==> flow/design.v <==
`timescale 1ns / 1ps
module ARM(
    input CLK,
    input RESET,
    input [31:0] InstrF,
    input [31:0] ReadData,
    output reg MemWriteM,
    output [31:0] PCF,
    output reg [31:0] ALUResultM,
    output [31:0] WriteData
    );
    reg [31:0] InstrD;
	reg[31:0] RD1E;
	wire [31:0] ResultW;
	wire [31:0] PC_Prev;
    wire WE3 ;
    wire [31:0] WD3 ;
    wire [31:0] R15 ;
    wire [31:0] RD1D ;
    wire [31:0] RD2D ;
    wire [1:0] ImmSrc ;
    wire [23:0] InstrImm ;
    wire [31:0] ExtImmD ;
    wire [3:0] Rd ;
    wire [1:0] Op ;
    wire [5:0] Funct ;
    wire MemtoRegD ;
    wire ALUSrcD ;
    wire [1:0] RegSrcD ;
    wire PCSD ;
    wire RegWD ;
    wire NoWriteD ;
    wire MemWD ;
    wire [1:0] FlagWD ;
    wire [3:0] CondD ;
    wire C_Flag ;
    wire [1:0] ShD ;
    reg [1:0] ShE;
    wire [4:0] Shamt5D ;
    wire [31:0] ShIn ;
    wire [31:0] ShOut ;
    wire [3:0] ALUControlD ;
    wire [3:0] ALUFlags ;
    wire WE_PC ;    
    wire [31:0] PC_IN ;
    reg PCSE;
    reg RegWE;
    reg MemWE;
    reg [1:0] FlagWE;
    reg NoWriteE;
    reg [3:0] ALUControlE;
    reg MemtoRegE;
    reg ALUSrcE;
    reg [3:0] CondE;
    reg [31:0] RD2E;
    reg [3:0] WA3E;
    reg [31:0] ExtImmE;
    reg [4:0] Shamt5E;
    wire RegWriteE;
    wire MemWriteE;
    wire FlushE;
    wire [31:0] SrcAE;
    wire [31:0] SrcBE;
    wire [1:0] ForwardAE;
    wire [1:0] ForwardBE;
    wire [31:0] WriteDataE;
    wire [31:0] ALUResultE;    
    wire PCSrcE;
    reg PCSrcM;
    reg RegWriteM;
    reg MemtoRegM;
    reg [3:0] WA3M;
    reg [31:0] WriteDataM;
    wire ForwardM;
    reg PCSrcW;
    reg RegWriteW;
    reg MemtoRegW;
    reg [31:0] ReadDataW;
    reg [31:0] ALUResultW;
    reg [3:0] WA3W;
    wire StallF;
    wire FlushD;
    wire StallD;
    reg [31:0] PCD;
    reg [31:0] PCE;
    wire [31:0] PCPlus4F;
    reg [31:0] PCPlus4D;
    reg [31:0] PCPlus4E;
    wire WE_PrALUResult;
    wire WE_PrPCSrc;
    wire BranchAcceptD = 1'b0;
    wire [3:0] RA1D;
    wire [3:0] RA2D;
    reg [3:0] RA1E;
    reg [3:0] RA2E;
    reg [3:0] RA2M;
    wire FlushD_H;
    wire FlushE_H;
    always @ (posedge CLK) begin
        if (RESET || FlushD) begin
            InstrD <= 1'b0;
            PCD <= 1'b0;
            PCPlus4D <= 1'b0;
        end
        else if (!StallD) begin
            InstrD <= InstrF;
            PCD <= PCF;
            PCPlus4D <= PCPlus4F;
        end
    end 
    always @ (posedge CLK) begin
        if (RESET || FlushE) begin
            PCSE <= 1'b0;
            RegWE <= 1'b0;
            MemWE <= 1'b0;
            FlagWE <= 1'b0;
            NoWriteE <= 1'b0;
            ALUControlE <= 1'b0;
            MemtoRegE <= 1'b0;
            ALUSrcE <= 1'b0;
            CondE <= 1'b0;
            ShE <= 1'b0;
            RD1E <= 1'b0;
            RD2E <= 1'b0;
            WA3E <= 1'b0;
            ExtImmE <= 1'b0;
            RA1E <= 1'b0;
            RA2E <= 1'b0;
            Shamt5E <= 1'b0;
            PCE <= 1'b0;
            PCPlus4E <= 1'b0;
        end
        else begin    
            ShE <= ShD;
            PCSE <= PCSD;
            RegWE <= RegWD;
            MemWE <= MemWD;
            FlagWE <= FlagWD;
            NoWriteE <= NoWriteD;
            ALUControlE <= ALUControlD;
            MemtoRegE <= MemtoRegD;
            ALUSrcE <= ALUSrcD;
            CondE <= CondD;
            RD1E <= RD1D;
            RD2E <= RD2D;
            WA3E <= InstrD[15:12];
            ExtImmE <= ExtImmD;
            RA1E <= RA1D;
            RA2E <= RA2D;
            Shamt5E <= Shamt5D;
            PCE <= PCD;
            PCPlus4E <= PCPlus4D;
        end
    end
    assign SrcAE = 
        ForwardAE == 2'b00 ? RD1E:
        ForwardAE == 2'b01 ? ResultW:
        ForwardAE == 2'b10 ? ALUResultM:
        1'b0;
    assign ShIn = 
        ForwardBE == 2'b00 ? RD2E:
        ForwardBE == 2'b01 ? ResultW:
        ForwardBE == 2'b10 ? ALUResultM:
        1'b0;
    assign WriteDataE = ShIn;    
    assign SrcBE = 
        ALUSrcE == 1'b0 ? ShOut: 
        ExtImmE;
    assign InstrImm = InstrD[23:0];
    assign Shamt5D = InstrD[11:7]; 
    assign ShD = InstrD[6:5];
    always @ (posedge CLK) begin
        if (RESET) begin
            RegWriteM <= 1'b0;
            MemWriteM <= 1'b0;
            MemtoRegM <= 1'b0;
        end
        else begin
            RegWriteM <= RegWriteE;
            MemWriteM <= MemWriteE;
            MemtoRegM <= MemtoRegE;
        end
        ALUResultM <= ALUResultE;
        WriteDataM <= WriteDataE;
        WA3M <= WA3E;
        RA2M <= RA2E;
    end
    always @ (posedge CLK) begin
        if (RESET) begin
            RegWriteW <= 1'b0;
            MemtoRegW <= 1'b0;
        end
        else begin
            RegWriteW <= RegWriteM;
            MemtoRegW <= MemtoRegM;
        end
        ReadDataW <= ReadData;
        ALUResultW <= ALUResultM;
        WA3W <= WA3M;
    end
    assign ResultW = (MemtoRegW == 1'b1) ? ReadDataW : ALUResultW;
    assign WE_PC = !StallF ;  
    RegFile RegFile1( 
                    CLK,
                    WE3,
                    RA1D,
                    RA2D,
                    WA3W,
                    WD3,
                    R15,
                    RD1D,
                    RD2D     
                );
    Extend Extend1(
                    ImmSrc,
                    InstrImm,
                    ExtImmD
                );
    Decoder Decoder1(
                    Rd,
                    Op,
                    Funct,
                    PCSD,
                    RegWD,
                    MemWD,
                    MemtoRegD,
                    ALUSrcD,
                    ImmSrc,
                    RegSrcD,
                    NoWriteD,
                    ALUControlD,
                    FlagWD
                );
    CondLogic CondLogic1(
                    CLK,
                    PCSE,
                    RegWE,
                    NoWriteE,
                    MemWE,
                    FlagWE,
                    CondE,
                    ALUFlags,
                    C_Flag,
                    PCSrcE,
                    RegWriteE,
                    MemWriteE,
                    RESET
                );
    Shifter Shifter1(
                    ShE,
                    Shamt5E,
                    ShIn,
                    ShOut
                );
    ALU ALU1(
                    SrcAE,
                    SrcBE,
                    ALUControlE,
                    C_Flag,
                    ALUResultE,
                    ALUFlags
                );           
    hazard_logic hazard_logic1(
                    RA1E,
                    RA2E,
                    RA1D,
                    RA2D,
                    WA3E,
                    MemtoRegE,
                    RegWriteE,
                    RegWriteM,
                    RegWriteW,
                    WA3M,
                    WA3W,
                    RA2M,
                    MemWriteM,
                    MemtoRegW,
                    PCSrcE,
                    MemtoRegD,
                    FlushD_H,
                    StallF,
                    StallD,
                    FlushE_H,
                    ForwardAE,
                    ForwardBE,
                    ForwardM
    );
    assign PCPlus4F = PCF + 3'b100;
    ProgramCounter ProgramCounter1(
                    CLK,
                    RESET,
                    WE_PC,    
                    PC_IN,
                    PCF  
                );                      
    assign CondD = InstrD[31:28];
    assign Op = InstrD[27:26];
    assign Funct = InstrD[25:20];
    assign Rd = InstrD[15:12];
    assign RA1D = RegSrcD[0] == 1'b0 ? InstrD[19:16] : 4'b1111;
    assign RA2D = RegSrcD[1] == 1'b0 ? InstrD[3:0] : InstrD[15:12];
    assign WD3 = ResultW;
    assign WE3 = RegWriteW;
    assign R15 = (BranchAcceptD) ? PCPlus4D + 3'b100 : PCPlus4F;
    assign WriteData = 
        ForwardM == 1'b0 ? WriteDataM :
        ResultW;   
    assign FlushD = FlushD_H;
    assign FlushE = FlushE_H;
    assign PC_IN = (!PCSrcE == 1'b0) ? ALUResultE : PCPlus4F ;
    assign PC_Prev = PC_IN;
endmodule
`timescale 1ns / 1ps
module RegFile(
    input         CLK,
    input         WE3,
    input  [3:0]  A1,
    input  [3:0]  A2,
    input  [3:0]  A3,
    input  [31:0] WD3,
    input  [31:0] R15,
    output [31:0] RD1,
    output [31:0] RD2
    );
    reg [31:0] RegBank [0:14];
    always @(posedge CLK) begin
        if (WE3 && A3 != 4'b1111)
            RegBank[A3] <= WD3;
    end
    assign RD1 = (A1 == 4'b1111) ? R15 :
                 (WE3 && A1 == A3) ? WD3 : RegBank[A1];
    assign RD2 = (A2 == 4'b1111) ? R15 :
                 (WE3 && A2 == A3) ? WD3 : RegBank[A2];
endmodule
`timescale 1ns / 1ps
module Extend(
    input      [1:0]  ImmSrc,
    input      [23:0] InstrImm,
    output reg [31:0] ExtImm
    );
    always @(*) begin
        case (ImmSrc)
            2'b00:   ExtImm = {24'b0, InstrImm[7:0]};                        
            2'b01:   ExtImm = {20'b0, InstrImm[11:0]};                       
            2'b10:   ExtImm = {{6{InstrImm[23]}}, InstrImm[23:0], 2'b00};    
            default: ExtImm = 32'h00000000;
        endcase
    end
endmodule
`timescale 1ns / 1ps
module Decoder(
    input  [3:0] Rd,
    input  [1:0] Op,
    input  [5:0] Funct,
    output PCS,
    output RegW,
    output MemW,
    output MemtoReg,
    output ALUSrc,
    output [1:0] ImmSrc,
    output [1:0] RegSrc,
    output reg NoWrite,
    output reg [3:0] ALUControl,
    output reg [1:0] FlagW
    );
    wire [1:0] ALUOp;
    wire Branch;
    wire RegW_internal;
    assign Branch = (Op == 2'b10);
    assign MemtoReg = (Op == 2'b01);
    assign MemW = (Op == 2'b01 && Funct[0] == 1'b0);
    assign ALUSrc = (Op == 2'b00 && Funct[5] == 1'b0) ? 1'b0 : 1'b1;
    assign ImmSrc = (Op == 2'b00) ? 2'b00 :
                    (Op == 2'b01) ? 2'b01 : 2'b10;
    assign RegW_internal = ((Op == 2'b01 && Funct[0] == 1'b0) || (Op == 2'b10)) ? 1'b0 : 1'b1;
    assign RegW = RegW_internal;
    assign RegSrc[0] = (Op == 2'b10);
    assign RegSrc[1] = (Op == 2'b01 && Funct[0] == 1'b0);
    assign ALUOp = (Op == 2'b00) ? 2'b01 :
                   (Op == 2'b01 && Funct[3] == 1'b1) ? 2'b10 :
                   (Op == 2'b01 && Funct[3] == 1'b0) ? 2'b11 :
                   2'b00;
    assign PCS = ((Rd == 4'b1111 && RegW_internal) || Branch) ? 1'b1 : 1'b0;
    always @(*) begin
        NoWrite = 1'b0;
        ALUControl = 4'b0100;
        FlagW = 2'b00;
        if (ALUOp[1]) begin
            if (ALUOp[0]) ALUControl = 4'b0010;    
            else          ALUControl = 4'b0100;    
        end
        else if (ALUOp[0]) begin
            case (Funct[4:1])
                4'b0000: begin ALUControl = 4'b0000; FlagW = Funct[0] ? 2'b10 : 2'b00; end  
                4'b0001: begin ALUControl = 4'b0001; FlagW = Funct[0] ? 2'b10 : 2'b00; end  
                4'b0010: begin ALUControl = 4'b0010; FlagW = Funct[0] ? 2'b11 : 2'b00; end  
                4'b0011: begin ALUControl = 4'b0011; FlagW = Funct[0] ? 2'b11 : 2'b00; end  
                4'b0100: begin ALUControl = 4'b0100; FlagW = Funct[0] ? 2'b11 : 2'b00; end  
                4'b0101: begin ALUControl = 4'b0101; FlagW = Funct[0] ? 2'b11 : 2'b00; end  
                4'b0110: begin ALUControl = 4'b0110; FlagW = Funct[0] ? 2'b11 : 2'b00; end  
                4'b0111: begin ALUControl = 4'b0111; FlagW = Funct[0] ? 2'b11 : 2'b00; end  
                4'b1000: begin ALUControl = 4'b0000; FlagW = 2'b10; NoWrite = 1'b1; end     
                4'b1001: begin ALUControl = 4'b0001; FlagW = 2'b10; NoWrite = 1'b1; end     
                4'b1010: begin ALUControl = 4'b0010; FlagW = 2'b11; NoWrite = 1'b1; end     
                4'b1011: begin ALUControl = 4'b0100; FlagW = 2'b11; NoWrite = 1'b1; end     
                4'b1100: begin ALUControl = 4'b1100; FlagW = Funct[0] ? 2'b10 : 2'b00; end  
                4'b1101: begin ALUControl = 4'b1101; FlagW = 2'b10; end                     
                4'b1110: begin ALUControl = 4'b1110; FlagW = Funct[0] ? 2'b10 : 2'b00; end  
                default: begin ALUControl = 4'b1111; FlagW = Funct[0] ? 2'b10 : 2'b00; end  
            endcase
        end
    end
endmodule
`timescale 1ns / 1ps
module CondLogic(
    input        CLK,
    input        PCS,
    input        RegW,
    input        NoWrite,
    input        MemW,
    input  [1:0] FlagW,
    input  [3:0] Cond,
    input  [3:0] ALUFlags,
    output       C_Flag,
    output       PCSrc,
    output       RegWrite,
    output       MemWrite,
    input        RESET
    );
    reg CondEx;
    reg N, Z, C, V;
    wire [1:0] FlagWrite;
    always @(*) begin
        case (Cond)
            4'b0000: CondEx = Z;
            4'b0001: CondEx = ~Z;
            4'b0010: CondEx = C;
            4'b0011: CondEx = ~C;
            4'b0100: CondEx = N;
            4'b0101: CondEx = ~N;
            4'b0110: CondEx = V;
            4'b0111: CondEx = ~V;
            4'b1000: CondEx = ~Z & C;
            4'b1001: CondEx = Z | ~C;
            4'b1010: CondEx = ~(N ^ V);
            4'b1011: CondEx = N ^ V;
            4'b1100: CondEx = ~Z & ~(N ^ V);
            4'b1101: CondEx = Z | (N ^ V);
            4'b1110: CondEx = 1'b1;
            default: CondEx = 1'b0;    
        endcase
    end
    assign FlagWrite = FlagW & {2{CondEx}};
    assign PCSrc = PCS & CondEx;
    assign RegWrite = RegW & CondEx & ~NoWrite;
    assign MemWrite = MemW & CondEx;
    assign C_Flag = C;
    always @(posedge CLK) begin
        if (RESET) begin
            N <= 1'b0;
            Z <= 1'b0;
            C <= 1'b0;
            V <= 1'b0;
        end
        else begin
            if (FlagWrite[1]) begin
                N <= ALUFlags[3];
                Z <= ALUFlags[2];
            end
            if (FlagWrite[0]) begin
                C <= ALUFlags[1];
                V <= ALUFlags[0];
            end
        end
    end
endmodule
`timescale 1ns / 1ps
module Shifter(
    input      [1:0]  Sh,
    input      [4:0]  Shamt5,
    input      [31:0] ShIn,
    output reg [31:0] ShOut
    );
    always @(*) begin
        case (Sh)
            2'b00:   ShOut = ShIn << Shamt5;
            2'b01:   ShOut = ShIn >> Shamt5;
            2'b10:   ShOut = $signed(ShIn) >>> Shamt5;
            default: ShOut = (ShIn >> Shamt5) | (ShIn << (6'd32 - {1'b0, Shamt5}));
        endcase
    end
endmodule
`timescale 1ns / 1ps
module ALU(
    input  [31:0] Src_A,
    input  [31:0] Src_B,
    input  [3:0]  ALUControl,
    input         C_Flag,
    output [31:0] ALUResult,
    output [3:0]  ALUFlags
    );
    reg  [32:0] Src_A_comp;
    reg  [32:0] Src_B_comp;
    reg  [32:0] C_0;
    reg  [31:0] ALUResult_i;
    reg         V;
    wire [32:0] S_wider;
    wire N, Z, C;
    assign S_wider = Src_A_comp + Src_B_comp + C_0;
    always @(*) begin
        C_0 = 33'd0;
        Src_A_comp = {1'b0, Src_A};
        Src_B_comp = {1'b0, Src_B};
        ALUResult_i = Src_B;
        V = 1'b0;
        case (ALUControl)
            4'b0000: ALUResult_i = Src_A & Src_B;
            4'b0001: ALUResult_i = Src_A ^ Src_B;
            4'b0010: begin
                C_0[0] = 1'b1;
                Src_B_comp = {1'b0, ~Src_B};
                ALUResult_i = S_wider[31:0];
                V = (Src_A[31] ^ Src_B[31]) & ~(Src_B[31] ^ S_wider[31]);
            end
            4'b0011: begin
                C_0[0] = 1'b1;
                Src_A_comp = {1'b0, ~Src_A};
                ALUResult_i = S_wider[31:0];
            end
            4'b0100: begin
                ALUResult_i = S_wider[31:0];
                V = ~(Src_A[31] ^ Src_B[31]) & (Src_B[31] ^ S_wider[31]);
            end
            4'b0101: begin
                C_0[0] = 1'b1;
                ALUResult_i = S_wider[31:0];
                V = ~(Src_A[31] ^ Src_B[31]) & (Src_B[31] ^ S_wider[31]);
            end
            4'b0110: begin
                C_0 = C_Flag ? {33{1'b1}} : 33'd0;
                Src_B_comp = {1'b0, ~Src_B};
                ALUResult_i = S_wider[31:0];
                V = ~(Src_A[31] ^ Src_B[31]) & (Src_B[31] ^ S_wider[31]);
            end
            4'b0111: begin
                C_0 = C_Flag ? {33{1'b1}} : 33'd0;
                Src_A_comp = {1'b0, ~Src_A};
                ALUResult_i = S_wider[31:0];
                V = ~(Src_A[31] ^ Src_B[31]) & (Src_B[31] ^ S_wider[31]);
            end
            4'b1100: ALUResult_i = Src_A | Src_B;
            4'b1101: ALUResult_i = Src_B;
            4'b1110: ALUResult_i = Src_A & ~Src_B;
            4'b1111: ALUResult_i = ~Src_B;
            default: ALUResult_i = Src_B;    
        endcase
    end
    assign N = ALUResult_i[31];
    assign Z = (ALUResult_i == 32'h00000000);
    assign C = S_wider[32];
    assign ALUResult = ALUResult_i;
    assign ALUFlags = {N, Z, C, V};
endmodule
`timescale 1ns / 1ps
module hazard_logic(
    input  [3:0] RA1E,
    input  [3:0] RA2E,
    input  [3:0] RA1D,
    input  [3:0] RA2D,
    input  [3:0] WA3E,
    input        MemtoRegE,
    input        RegWriteE,
    input        RegWriteM,
    input        RegWriteW,
    input  [3:0] WA3M,
    input  [3:0] WA3W,
    input  [3:0] RA2M,
    input        MemWriteM,
    input        MemtoRegW,
    input        PCSrcE,
    input        MemtoRegD,
    output       FlushD,
    output       StallF,
    output       StallD,
    output       FlushE,
    output [1:0] ForwardAE,
    output [1:0] ForwardBE,
    output       ForwardM
    );
    wire Match_1E_M = (RA1E == WA3M);
    wire Match_2E_M = (RA2E == WA3M);
    wire Match_1E_W = (RA1E == WA3W);
    wire Match_2E_W = (RA2E == WA3W);
    wire Match_12_D_E;
    wire ldrstall;
    assign ForwardAE = (Match_1E_M && RegWriteM) ? 2'b10 :
                       (Match_1E_W && RegWriteW) ? 2'b01 : 2'b00;
    assign ForwardBE = (Match_2E_M && RegWriteM) ? 2'b10 :
                       (Match_2E_W && RegWriteW) ? 2'b01 : 2'b00;
    assign ForwardM = (RA2M == WA3W) && MemWriteM && MemtoRegW && RegWriteW;
    assign Match_12_D_E = (RA1D == WA3E) || ((RA2D == WA3E) && !MemtoRegD);
    assign ldrstall = Match_12_D_E && MemtoRegE && RegWriteE;
    assign StallF = ldrstall;
    assign StallD = ldrstall;
    assign FlushE = ldrstall || PCSrcE;
    assign FlushD = PCSrcE;
endmodule
`timescale 1ns / 1ps
module ProgramCounter(
    input             CLK,
    input             RESET,
    input             WE_PC,
    input      [31:0] PC_IN,
    output reg [31:0] PC
    );
    always @(posedge CLK) begin
        if (RESET)
            PC <= 32'h00000000;
        else if (WE_PC)
            PC <= PC_IN;
    end
endmodule
# Reports on ARM
# Each step is given for the RTL above and for the edited RTL.
# Lines under "before" count in the file above, lines under "after" in the edited file.
# "delta": "after" minus "before" as printed here. "change_rel_pct": 100 x difference / "before".
# Operators: Yosys type, input widths -> output width; for muxes data width and select width s.
# Library cell names are shortened.
# A cell with n/a has no value.
# setup
design	ARM
clock	CLK
library	sky130hd
pvt_corner	tt_025C_1v80

# The edit
# The edit as a unified diff against the file above.
# The edit is scripted: it alters the design's behaviour and was not made to optimise anything.
# begin of diff
@@ -247,10 +247,13 @@
                     RESET
                 );
+    wire [31:0] ShOut_m, ShOut_s;
     Shifter Shifter1(
                     ShE,
                     Shamt5E,
                     ShIn,
-                    ShOut
+                    ShOut_m
                 );
+    Shifter Shifter1_b (~ShE, Shamt5E, ShIn, ShOut_s);
+    assign ShOut = ShOut_m ^ ShOut_s;
     ALU ALU1(
                     SrcAE,
# end of diff

# Word-level counts
# Counts by Yosys on the flattened word-level netlist (proc, flatten, opt, wreduce; memories kept). Register bits leave out memories and registers merged into their read ports (data or address); mux counts leave out enables and synchronous resets folded into registers. Print and check cells are left out. Cells with the same type and inputs are merged into one.
# Memory sizes are those after Yosys's memory passes, which may raise the word count (mostly to a power of two), join words into wider ones and drop unused or constant bits.
# bits
item	before	after	delta	change_rel_pct
mem_count	1	1	0	0.00
mem_bits_rw	480	480	0	0.00
in_bits	66	66	0	0.00
register_bits	344	344	0	0.00
output_inout_bits	97	97	0	0.00
wordCells	236	242	6	2.54
# classes
item	before	after	delta	change_rel_pct
mux	49	50	1	2.04
n_shift	4	4	0	0.00
addsub	4	4	0	0.00
n_logic	33	35	2	6.06
reduce_logical	49	50	1	2.04
eq_ne	61	63	2	3.28
# memory_table
item	before	after
memory_list	RegFile1.RegBank 15 x 32 bit 2R1W	RegFile1.RegBank 15 x 32 bit 2R1W
# op_table
operator	before	after	delta	change_rel_pct
$eq 2x1->1 const B	5	6	1	20.00
$eq 2x2->1 const B	5	6	1	20.00
$logic_not 2->1	5	6	1	20.00
$pmux 32 s3	2	3	1	50.00
$xor 32x32->32	1	2	1	100.00
$not 2->2	0	1	1	n/a
$eq 4x4->1 const B	20	20	0	0.00
$logic_and 1x1->1	18	18	0	0.00
$mux 32	18	18	0	0.00
$eq 4x3->1 const B	12	12	0	0.00
$not 1->1	12	12	0	0.00
$eq 4x4->1	9	9	0	0.00
$mux 2	9	9	0	0.00
$and 1x1->1	8	8	0	0.00
$reduce_or 2->1	8	8	0	0.00
$mux 1	7	7	0	0.00
$eq 4x2->1 const B	6	6	0	0.00
$logic_or 1x1->1	6	6	0	0.00
$mux 4	5	5	0	0.00
$eq 4x1->1 const B	3	3	0	0.00
$logic_not 4->1	3	3	0	0.00
$reduce_or 3->1	3	3	0	0.00
$xor 1x1->1	3	3	0	0.00
$and 32x32->32	2	2	0	0.00
$not 32->32	2	2	0	0.00
$or 1x1->1	2	2	0	0.00
$or 32x32->32	2	2	0	0.00
$pmux 1 s2	2	2	0	0.00
# The list need not be complete.

# Depth
# Depth = most cells in a row (Yosys ltp): at word level without a register or memory, in the mapped netlist without a sequential cell, where the memories' decode and read muxes count.
# depth
item	before	after	delta	change_rel_pct
depth_word	20	21	1	5.00
ABC_AREA	0	0	n/a	n/a
depth_mapped	35	39	4	11.43
depth_no_buf	29	32	3	10.34

# Netlist
# The flow's flattened synthesis, as Yosys stat reports it; memories are mapped. The netlist is that of the ABC_AREA named above (0 if unset); the other value can give another one.
# synth_totals
item	before	after	delta	change_rel_pct
n_buf	399	448	49	12.28
mapped_area_um2	46671.0	48930.7	2259.7	4.84
ff_cells	825	825	0	0.00
cells	5020	5318	298	5.94
# types
cell	before	after	delta	change_rel_pct
nor3_1	125	61	-64	-51.20
clkbuf_1	311	361	50	16.08
nor2_1	353	402	49	13.88
and3_1	65	109	44	67.69
a21oi_1	325	362	37	11.38
o22ai_1	107	142	35	32.71
o311ai_0	23	58	35	152.17
mux2i_1	122	155	33	27.05
nand3_1	165	141	-24	-14.55
inv_1	118	95	-23	-19.49
o211ai_1	79	60	-19	-24.05
o21ai_0	256	273	17	6.64
a22oi_1	10	25	15	150.00
nand2_1	860	846	-14	-1.63
inv_2	8	22	14	175.00
xnor2_1	89	102	13	14.61
xor2_1	69	82	13	18.84
mux4_2	58	70	12	20.69
# The list need not be complete.
# The figures by module come from a second, unflattened synthesis with its own total; it is not the netlist above.
# hier_totals
item	before	after	delta	change_rel_pct
cells_unflattened	4431	5118	687	15.50
area_unflattened_um2	48116.1	53366.2	5250.1	10.91
# Each row is one instance without its submodules.
# by_module_before
mod	instances	n_cells	seq_area_um2	area_um2
RegFile	1	1502	14413.8	23567.6
ARM	1	1183	6165.9	11173.2
ALU	1	854	0.0	5834.3
Shifter	1	618	0.0	5031.1
ProgramCounter	1	103	640.6	1163.6
CondLogic	1	54	80.1	494.2
hazard_logic	1	51	0.0	375.4
Extend	1	37	0.0	271.5
Decoder	1	29	0.0	205.2
# by_module_after
mod	instances	n_cells	seq_area_um2	area_um2
RegFile	1	1502	14413.8	23567.6
ARM	1	1252	6165.9	11392.2
Shifter	2	618	0.0	5031.1
ALU	1	854	0.0	5834.3
ProgramCounter	1	103	640.6	1163.6
CondLogic	1	54	80.1	494.2
hazard_logic	1	51	0.0	375.4
Extend	1	37	0.0	271.5
Decoder	1	29	0.0	205.2

# Path before layout
# Path of least setup slack by OpenSTA after synthesis, without wires, with an ideal clock, recovery checks aside; 20% of the period is set as input and as output delay. Where synthesis merged equal registers, the netlist keeps one of their names.
# synth_path
item	before	after	delta	change_rel_pct
path_kind	register to register	register to register	n/a	n/a
start	reg Shamt5E[0]	reg Shamt5E[0]	n/a	n/a
end	reg CondLogic1.Z	reg ProgramCounter1.PC[31]	n/a	n/a
setup_time_ns	0.059	0.070	0.011	n/a
path_delay_ns	7.757	8.638	0.881	11.36
stages	34	36	2	5.88
required_ns	8.941	8.930	-0.011	-0.12
path_slack_ns	1.243	0.362	-0.881	n/a
arrival_ns	7.698	8.568	0.870	11.30
period_ns	9.0	9.0	0.0	0.00
path_buffers	6	7	1	16.67
synth_period_reached_ns	7.757	8.638	0.881	11.36
# "path_delay_ns" is the arrival time less input delay plus setup time.
# "stages" counts driving pins, that of a launching flip-flop among them; a cell with two outputs on the path counts twice.
# "synth_period_reached_ns" = period - worst setup slack (recovery checks aside). The figure is calculated, with input and output delays left at 20% of the set period.
# Between the ends stands the longest chain of elaborated cells between them, by number of cells; it is not shown to be the way that was timed. Of several equally long chains one is given.
# A line is the first line of the expression or statement that the cell stems from. Yosys adds cells for indexed reads and writes and turns some case tables into memories.
# synth_between_before
cell_sequence	dfxtp_1 -> buf_2 -> inv_2 -> buf_1 -> clkbuf_1 -> buf_1 -> ha_1 -> o21ai_0 -> nand2_1 -> buf_2 -> buf_4 -> o32ai_1 -> o211ai_1 -> a32oi_1 -> a221oi_1 -> or2_2 -> a31oi_1 -> xnor2_1 -> fa_1 -> ha_1 -> a21o_1 -> a21o_1 -> a221oi_1 -> o221ai_1 -> a221o_1 -> nand3_1 -> a41oi_1 -> a21o_1 -> a21oi_1 -> xnor2_1 -> a221o_1 -> nor4bb_1 -> nand4_1 -> nand2_1
elab_chain_cells	11
# synth_rtl_before
item	line_no	rtl
start: declaration	58	reg [4:0] Shamt5E;
start: assignment	129	Shamt5E <= 1'b0;
start: assignment	150	Shamt5E <= Shamt5D;
$sub 6x5->6	489	default: ShOut = (ShIn >> Shamt5) | (ShIn << (6'd32 - {1'b0, Shamt5}));
$shl 32x6->32	489
$or 32x32->32	489
$pmux 32 s3	485	case (Sh)
$mux 32	167	ALUSrcE == 1'b0 ? ShOut:
$not 32->32	521	Src_B_comp = {1'b0, ~Src_B};
$mux 32	516	case (ALUControl)
$add 32x32->33	509	assign S_wider = Src_A_comp + Src_B_comp + C_0;
$add 33x33->33	509
$pmux 32 s6	516
$logic_not 32->1	559	assign Z = (ALUResult_i == 32'h00000000);
end: assignment	461	Z <= 1'b0;
end: assignment	468	Z <= ALUFlags[2];
end: declaration	431	reg N, Z, C, V;
# Nets of the timed path that keep an RTL name, with a line that drives or declares them; the list need not be complete.
# synth_nets_before
signal	line_no
ALU1.ALUResult[30]	516
# synth_between_after
cell_sequence	dfxtp_1 -> buf_2 -> inv_1 -> buf_2 -> buf_2 -> buf_1 -> buf_1 -> clkbuf_1 -> ha_1 -> nor3b_1 -> xnor2_1 -> nand2_1 -> nor2_1 -> clkbuf_1 -> a211oi_1 -> or4_1 -> a32oi_1 -> xor2_1 -> fa_1 -> fa_1 -> a211oi_1 -> o21ai_0 -> a31oi_1 -> o21a_1 -> o211ai_1 -> nand2_1 -> o211ai_1 -> o31ai_1 -> a21oi_1 -> a31oi_1 -> o21ai_0 -> xnor2_1 -> o21ai_1 -> nor2_1 -> or3_1 -> a21oi_1
elab_chain_cells	12
# synth_rtl_after
item	line_no	rtl
start: declaration	58	reg [4:0] Shamt5E;
start: assignment	129	Shamt5E <= 1'b0;
start: assignment	150	Shamt5E <= Shamt5D;
$sub 6x5->6	492	default: ShOut = (ShIn >> Shamt5) | (ShIn << (6'd32 - {1'b0, Shamt5}));
$shl 32x6->32	492
$or 32x32->32	492
$pmux 32 s3	488	case (Sh)
$xor 32x32->32	257	assign ShOut = ShOut_m ^ ShOut_s;
$mux 32	167	ALUSrcE == 1'b0 ? ShOut:
$not 32->32	524	Src_B_comp = {1'b0, ~Src_B};
$mux 32	519	case (ALUControl)
$add 32x32->33	512	assign S_wider = Src_A_comp + Src_B_comp + C_0;
$add 33x33->33	512
$pmux 32 s6	519
$mux 32	313	assign PC_IN = (!PCSrcE == 1'b0) ? ALUResultE : PCPlus4F ;
end: assignment	621	PC <= 32'h00000000;
end: assignment	623	PC <= PC_IN;
end: declaration	617	output reg [31:0] PC
# synth_nets_after
signal	line_no
ALU1.ALUResult[31]	519

# Worst path after layout
# Path of least setup slack in the final report of each run of pair 1 (OpenROAD, finished layout, wires in). Where an end is a register, its clock arrival counts in the times.
# layout_path
item	before	after	delta	change_rel_pct
path_kind	register to register	register to register	n/a	n/a
start	reg RA2E[0]	reg WA3W[2]	n/a	n/a
end	reg CondLogic1.Z	reg ProgramCounter1.PC[31]	n/a	n/a
path_buffers	1	4	3	300.00
path_slack_ns	0.38	0.34	-0.04	n/a
setup_time_ns	0.05	0.07	0.02	n/a
required_ns	9.64	9.64	0.00	0.00
period_ns	9.0	9.0	0.0	0.00
arrival_ns	9.26	9.29	0.03	0.32
stages	30	34	4	13.33
# Between the ends stands the longest chain of elaborated cells between them, by number of cells; it is not shown to be the way that was timed. Of several equally long chains one is given.
# layout_between_before
cell_sequence	dfxtp_1 -> xnor2_2 -> and2_1 -> a21oi_1 -> o31a_1 -> mux4_2 -> a211oi_2 -> a2bb2oi_1 -> o221ai_1 -> a21oi_1 -> buf_4 -> xnor2_1 -> fa_1 -> inv_1 -> ha_1 -> fa_1 -> a21oi_1 -> o211ai_1 -> o2111ai_1 -> nand3b_1 -> a21o_1 -> a21oi_1 -> xnor2_1 -> a21oi_1 -> o211ai_1 -> mux2_2 -> or4_1 -> nor4_2 -> nand4_1 -> nand2_1
elab_chain_cells	18
# layout_rtl_before
item	line_no	rtl
start: declaration	95	reg [3:0] RA2E;
start: assignment	128	RA2E <= 1'b0;
start: assignment	149	RA2E <= RA2D;
$eq 4x4->1	593	wire Match_2E_W = (RA2E == WA3W);
$logic_and 1x1->1	599	(Match_2E_W && RegWriteW) ? 2'b01 : 2'b00;
$mux 1	599
$mux 2	598	assign ForwardBE = (Match_2E_M && RegWriteM) ? 2'b10 :
$eq 2x2->1	163	ForwardBE == 2'b10 ? ALUResultM:
$mux 32	163
$mux 32	162	ForwardBE == 2'b01 ? ResultW:
[... 4 more ...]	n/a
$mux 32	167	ALUSrcE == 1'b0 ? ShOut:
$not 32->32	521	Src_B_comp = {1'b0, ~Src_B};
$mux 32	516	case (ALUControl)
$add 32x32->33	509	assign S_wider = Src_A_comp + Src_B_comp + C_0;
$add 33x33->33	509
$pmux 32 s6	516
$logic_not 32->1	559	assign Z = (ALUResult_i == 32'h00000000);
end: assignment	461	Z <= 1'b0;
end: assignment	468	Z <= ALUFlags[2];
end: declaration	431	reg N, Z, C, V;
# Nets of the timed path that keep an RTL name, with a line that drives or declares them; the list need not be complete.
# layout_nets_before
signal	line_no
ALU1.ALUResult[17]	516
# layout_between_after
cell_sequence	dfxtp_2 -> xor2_1 -> nor3_4 -> buf_6 -> a21oi_1 -> o31a_2 -> clkinv_1 -> mux2i_1 -> a2111oi_1 -> buf_4 -> a211oi_1 -> or4_1 -> a32oi_1 -> buf_4 -> xor2_1 -> fa_1 -> buf_4 -> fa_1 -> a211oi_2 -> o21ai_0 -> a31oi_1 -> o21a_1 -> o211ai_1 -> nand2_1 -> o211ai_1 -> o31ai_1 -> a21oi_1 -> a31oi_1 -> o21ai_0 -> xnor2_1 -> o21ai_1 -> nor2_1 -> or3_1 -> a21oi_1
elab_chain_cells	19
# layout_rtl_after
item	line_no	rtl
start: declaration	80	reg [3:0] WA3W;
start: assignment	199	WA3W <= WA3M;
$eq 4x4->1	596	wire Match_2E_W = (RA2E == WA3W);
$logic_and 1x1->1	602	(Match_2E_W && RegWriteW) ? 2'b01 : 2'b00;
$mux 1	602
$mux 2	601	assign ForwardBE = (Match_2E_M && RegWriteM) ? 2'b10 :
$eq 2x2->1	163	ForwardBE == 2'b10 ? ALUResultM:
$mux 32	163
$mux 32	162	ForwardBE == 2'b01 ? ResultW:
[... 5 more ...]	n/a
$mux 32	167	ALUSrcE == 1'b0 ? ShOut:
$not 32->32	524	Src_B_comp = {1'b0, ~Src_B};
$mux 32	519	case (ALUControl)
$add 32x32->33	512	assign S_wider = Src_A_comp + Src_B_comp + C_0;
$add 33x33->33	512
$pmux 32 s6	519
$mux 32	313	assign PC_IN = (!PCSrcE == 1'b0) ? ALUResultE : PCPlus4F ;
end: assignment	621	PC <= 32'h00000000;
end: assignment	623	PC <= PC_IN;
end: declaration	617	output reg [31:0] PC
# layout_nets_after
signal	line_no	rtl
ShIn[4]	161	ForwardBE == 2'b00 ? RD2E:
ALU1.ALUResult[31]	519

# Measured runs
# Runs of the flow (Yosys, OpenROAD) on both versions; the two runs of a pair have the same settings. The constraints put input and output delay at 20% of the set period each and load the outputs with 0.01 pF.
# flow_settings_pair_1
period_ns	9.0
CAP_MARGIN	20
CORE_MARGIN	2
CORE_UTILIZATION	40
SLEW_MARGIN	20
# measured_pair_1
item	before	after	delta	change_rel_pct
final_stdcell_area_um2	54029.3	57059.7	3030.4	5.61
total_negative_slack_ns	0.000	0.000	0.000	n/a
design_die_area_um2	119426.0	125139.0	5713.0	4.78
worst_setup_slack_ns	0.383	0.344	-0.039	n/a
synth_chip_area_um2	46671.0	48930.7	2259.7	4.84
period_reached_ns	8.617	8.656	0.039	0.45
# flow_settings_pair_2
ABC_AREA	1
CELL_PAD_IN_SITES_GLOBAL_PLACEMENT	1
CORE_ASPECT_RATIO	0.65
CORE_UTILIZATION	29
CTS_CLUSTER_SIZE	53
MAX_ROUTING_LAYER	met4
PLACE_DENSITY	0.82
SETUP_SLACK_MARGIN	1.08
SLEW_MARGIN	15
period_ns	6.23
CAP_MARGIN	20
CORE_MARGIN	2
# measured_pair_2
item	before	after	delta	change_rel_pct
final_stdcell_area_um2	59786.1	63106.8	3320.7	5.55
total_negative_slack_ns	0.000	-2.159	-2.159	n/a
design_die_area_um2	161754.0	169499.0	7745.0	4.79
worst_setup_slack_ns	0.068	-0.325	-0.393	n/a
synth_chip_area_um2	45959.1	48182.5	2223.4	4.84
period_reached_ns	6.162	6.555	0.393	6.38
# "period_reached_ns" is the run's clock period less its worst setup slack. It is reckoned from that one timing run; input and output delays stay at 20% of the period that was set.
